==> flow/design.v <==
/*verilator lint_off MULTITOP*/
module num_rpad #(
    parameter int IN_WIDTH  = 32,
    parameter int OUT_WIDTH = 32
) (
    input  logic [ IN_WIDTH-1:0] in,
    output logic [OUT_WIDTH-1:0] out
);
  localparam int EXTEND = OUT_WIDTH - IN_WIDTH;
  assign out = {in, {EXTEND{1'b0}}};
endmodule
module num_sneg #(
    parameter int WIDTH = 32
) (
    input  logic signed [WIDTH-1:0] in,
    output logic signed [WIDTH-1:0] out
);
  assign out = -in;
endmodule
module num_sabs #(
    parameter int WIDTH = 32
) (
    input  logic signed [WIDTH-1:0] in,
    output logic signed [WIDTH-1:0] out
);
  assign out = in[WIDTH-1] ? -in : in;
endmodule
module num_min #(
    parameter int WIDTH = 32
) (
    input  logic [WIDTH-1:0] left,
    input  logic [WIDTH-1:0] right,
    output logic [WIDTH-1:0] out
);
  assign out = (left < right) ? left : right;
endmodule
module num_max #(
    parameter int WIDTH = 32
) (
    input  logic [WIDTH-1:0] left,
    input  logic [WIDTH-1:0] right,
    output logic [WIDTH-1:0] out
);
  assign out = (left > right) ? left : right;
endmodule
module num_smin #(
    parameter int WIDTH = 32
) (
    input  logic signed [WIDTH-1:0] left,
    input  logic signed [WIDTH-1:0] right,
    output logic signed [WIDTH-1:0] out
);
  assign out = (left < right) ? left : right;
endmodule
module num_smax #(
    parameter int WIDTH = 32
) (
    input  logic signed [WIDTH-1:0] left,
    input  logic signed [WIDTH-1:0] right,
    output logic signed [WIDTH-1:0] out
);
  assign out = (left > right) ? left : right;
endmodule
module num_ssignbit #(
    parameter int WIDTH = 32
) (
    input logic signed [WIDTH-1:0] in,
    output logic out
);
  assign out = in[WIDTH-1];
endmodule
module num_sadd #(
    parameter int LEFT_WIDTH = 32,
    parameter int LEFT_LSB = 0,
    parameter int RIGHT_WIDTH = 32,
    parameter int RIGHT_LSB = 0,
    parameter int OUT_WIDTH = 33
) (
    input  logic signed [ LEFT_WIDTH-1:0] left,
    input  logic signed [RIGHT_WIDTH-1:0] right,
    output logic signed [  OUT_WIDTH-1:0] out
);
  logic signed [  LEFT_LSB+LEFT_WIDTH-1:0] left_aligned;
  logic signed [RIGHT_LSB+RIGHT_WIDTH-1:0] right_aligned;
  assign left_aligned = {left, {LEFT_LSB{1'b0}}};
  assign right_aligned = {right, {RIGHT_LSB{1'b0}}};
  assign out = left_aligned + right_aligned;
endmodule
module num_smul #(
    parameter int LEFT_WIDTH = 32,
    parameter int RIGHT_WIDTH = 32,
    parameter int OUT_WIDTH = 64,
    parameter int OUT_LSB = 0
) (
    input  logic signed [ LEFT_WIDTH-1:0] left,
    input  logic signed [RIGHT_WIDTH-1:0] right,
    input  logic                          go,
    input  logic                          reset,
    input  logic                          clk,
    output logic signed [  OUT_WIDTH-1:0] out,
    output logic                          done
);
  logic [1:0] done_buffer;
  assign done = done_buffer[1];
  logic signed [       LEFT_WIDTH-1:0] left_tmp;
  logic signed [      RIGHT_WIDTH-1:0] right_tmp;
  logic signed [OUT_LSB+OUT_WIDTH-1:0] out_tmp;
  assign out = out_tmp[OUT_LSB+OUT_WIDTH-1:OUT_LSB];
  always_ff @(posedge clk) begin
    if (go) begin
      done_buffer[0] <= 1;
      done_buffer[1] <= done_buffer[0];
    end else begin
      done_buffer <= 0;
    end
  end
  always_ff @(posedge clk) begin
    if (!reset && go) begin
      left_tmp  <= left;
      right_tmp <= right;
    end else begin
      left_tmp  <= 0;
      right_tmp <= 0;
    end
  end
  always_ff @(posedge clk) begin
    if (reset) begin
      out_tmp <= 0;
    end else if (go) begin
      out_tmp <= left_tmp * right_tmp;
    end else begin
      out_tmp <= out_tmp;
    end
  end
endmodule
module smul_q31 (
    input  logic        clk,
    input  logic        reset,
    input  logic        go,
    input  logic [31:0] left,
    input  logic [31:0] right,
    output logic [31:0] out,
    output logic        done
);
  num_smul #(
      .LEFT_WIDTH (32),
      .RIGHT_WIDTH(32),
      .OUT_WIDTH  (32),
      .OUT_LSB    (31)
  ) mul (
      .left (left),
      .right(right),
      .go   (go),
      .reset(reset),
      .clk  (clk),
      .out  (out),
      .done (done)
  );
endmodule
# Tool chain data of smul_q31
# The steps from the RTL of smul_q31 to its reports follow in flow order.
# Line numbers count from 1 in the design file above.
# Operators: Yosys type, input widths -> output width; for muxes data width and select width s.
# Library cell names are shortened.
# A cell with -- has no value.
# design
top	smul_q31
clk_port	clk
cell_library	sky130hd
corner	tt_025C_1v80

# After elaboration
# Yosys after proc, flatten, opt, wreduce and memory -nomap, before mapping. Enables and synchronous resets that opt folds into registers are not counted as muxes. Memory bits, and registers merged into a memory's read port (data or address), are not among the register bits. Print and check cells are not counted. Equal cells are merged and count once.
# bits
regBits	129
inputBits	67
output_inout_bits	33
elab_cells	9
# classes
n_mul	1
muxes	1
reduce_and_logical	2
# ops
op	n
$mul 32x32->63	1
$logic_and 1x1->1	1
$logic_not 1->1	1
$mux 1	1

# Depth
# Yosys ltp: most cells in a row. Word level: on the elaborated netlist, between registers, memories and ports. Mapped: between sequential cells and ports; inverters and the memories' decode and read muxes count.
# depth
word_depth	2
abc_area	1
ltp_mapped	35
mapped_depth_nobuf	33

# Synthesis result
# Source: synth_stat.txt of the flow (Yosys; design flattened, memories mapped). It holds for the ABC_AREA given above (unset counts as 0); a run with the other value may have another netlist.
# types
type	n	type_area_um2
fa_1	1072	2.15E+04
inv_1	1765	6.63E+03
nand2_1	1431	5.37E+03
ha_1	178	2.23E+03
dfxtp_1	98	1.96E+03
nor2_1	253	949.661
clkbuf_1	205	769.488
a21oi_1	84	420.403
nand3_1	71	355.341
o21ai_0	41	205.197
nand4_1	18	112.608
o21bai_1	15	112.608
nor3_1	14	70.067
xnor2_1	6	52.55
or2_2	8	50.048
xor2_1	5	43.792
a21o_1	4	30.029
nor3_2	3	30.029
# Not listed: further types 12, cells in them 24.
# synth_totals
cells	5295
synth_area_um2	40993.1
seq_area_um2	1961.9
flip_flops	98
buffers	209

# Timing after synthesis
# OpenSTA on the mapped netlist: ideal clock, no wires. The path of least setup slack (recovery checks aside). Input and output delay are each 20% of the period. Register names are those of the netlist, which keeps one name where synthesis merged equal registers.
# synth_timing
path_type	register -> register
startpoint	reg mul.left_tmp[31]
endpoint	reg mul.out_tmp[60]
tclk_ns	8.0
setup_ns	0.117
launch_ns	0.000
arrival_ns	7.193
t_required_ns	7.883
slack_ns	0.690
delay_ns	7.310
path_stages	31
path_buffers	2
period_less_setup_slack_ns	7.31
# "delay_ns" = arrival - input delay + setup time.
# "path_stages" counts driving pins, that of a launching flip-flop among them; a cell with two outputs on the path counts twice.
# "period_less_setup_slack_ns" = period - worst setup slack (recovery checks aside). The figure is calculated, with input and output delays left at 20% of the set period.
# The rows between start and end are the longest chain of elaborated cells between them; the timing report does not say that the signal goes this way. Where chains are equally long, one stands for them.
# Each line given opens the expression or statement behind the cell; cells for indexed reads and writes are added by Yosys, which also makes memories of some case tables.
# At most two assigning lines are given for a register; there are more.
# synth_via
path_cell_list	dfxtp_1 -> clkbuf_1 -> clkbuf_1 -> nand2_1 -> inv_1 -> fa_1 -> inv_1 -> fa_1 -> fa_1 -> inv_1 -> fa_1 -> inv_1 -> fa_1 -> inv_1 -> fa_1 -> inv_1 -> fa_1 -> inv_1 -> fa_1 -> ha_1 -> nand2_1 -> nor2_1 -> inv_1 -> nor2_1 -> inv_1 -> nor3_1 -> nand2_1 -> nand3_1 -> nand2_1 -> nor2_1 -> nor2_1
elab_chain_cells	1
cone_cells	1
classes_between	mul (1)
# synth_lines
element	line_no	rtl
start, declared	105	logic signed [       LEFT_WIDTH-1:0] left_tmp;
start, assigned	119	left_tmp  <= left;
start, assigned	122	left_tmp  <= 0;
$mul 32x32->63	130	out_tmp <= left_tmp * right_tmp;
end, assigned	130
end, assigned	132	out_tmp <= out_tmp;
end, declared	107	logic signed [OUT_LSB+OUT_WIDTH-1:0] out_tmp;

# Timing after layout
# From the final timing report of job 1: the path of least setup slack in the routed layout; clock arrival at registers is part of the times.
# layout_timing
path_type	register -> register
startpoint	reg mul.left_tmp[31]
endpoint	reg mul.out_tmp[54]
tclk_ns	5.11
setup_ns	0.09
launch_ns	0.41
arrival_ns	7.69
t_required_ns	5.43
slack_ns	-2.26
path_stages	30
path_buffers	3
# The rows between start and end are the longest chain of elaborated cells between them; the timing report does not say that the signal goes this way. Where chains are equally long, one stands for them.
# At most two assigning lines are given for a register; there are more.
# layout_via
path_cell_list	dfxtp_4 -> clkbuf_16 -> clkbuf_16 -> nand2_4 -> inv_2 -> fa_1 -> inv_2 -> fa_2 -> fa_2 -> inv_2 -> fa_2 -> clkinvlp_4 -> buf_8 -> fa_1 -> inv_1 -> fa_1 -> inv_2 -> fa_2 -> inv_2 -> fa_1 -> ha_4 -> nand2_4 -> nor2_4 -> nand4_1 -> nor4_2 -> nand2_1 -> nand4_1 -> nand3_1 -> nand2_1 -> inv_1
elab_chain_cells	1
cone_cells	1
classes_between	mul (1)
# layout_lines
element	line_no	rtl
start, declared	105	logic signed [       LEFT_WIDTH-1:0] left_tmp;
start, assigned	119	left_tmp  <= left;
start, assigned	122	left_tmp  <= 0;
$mul 32x32->63	130	out_tmp <= left_tmp * right_tmp;
end, assigned	130
end, assigned	132	out_tmp <= out_tmp;
end, declared	107	logic signed [OUT_LSB+OUT_WIDTH-1:0] out_tmp;

# Settings and measured results of 3 stored flow runs for module smul_q31 (sky130hd), not sorted in any way. The constraints put input and output delay at 20% of the set period each and load the outputs with 0.01 pF.
# By "period_reached_ns" is meant the clock period of the run minus its worst setup slack. This is arithmetic on one report: input and output delays are still those of the set period (20% each).
# "worst_path_ns" = time allowed to the worst setup path (clock period - input delay - output delay, where it has them) - its slack; a late launch clock adds to it, a late capture clock takes from it.
# "total_power_uw" rests on the timing tool's default activity at the inputs, not on a simulated workload.
# Among the settings, . means not set for that run.
run	ABC_AREA	CAP_MARGIN	CORE_MARGIN	CORE_UTILIZATION	CTS_CLUSTER_SIZE	GPL_TIMING_DRIVEN	MAX_ROUTING_LAYER	PLACE_DENSITY_LB_ADDON	period_ns	SLEW_MARGIN	SETUP_SLACK_MARGIN	finalUtil_pct	total_negative_slack_ns	synthArea_um2	total_power_uw	worst_path_ns	worstPathKind	period_reached_ns	timing.setup.ws_ns	fin_hold_ws_ns	design_die_area_um2	post_route_stdcell_area_um2
job 1	1	5	6	56	66	0	met5	0.16	5.11	20	.	69.0	-60.725	40993.1	7159	7.37	register -> register	7.366	-2.256	0.434	79840.2	49646.4
job 2	1	5	3	56	66	0	met4	0.16	11.0	20	.	60.5	0.000	40993.1	2593	9.59	register -> register	9.592	1.408	0.425	76485.4	43528.0
job 3	.	20	2	45	.	.	.	.	7.68	20	2.5	54.3	0.000	38445.6	3938	7.58	register -> register	7.578	0.102	0.442	87787.8	46077.9
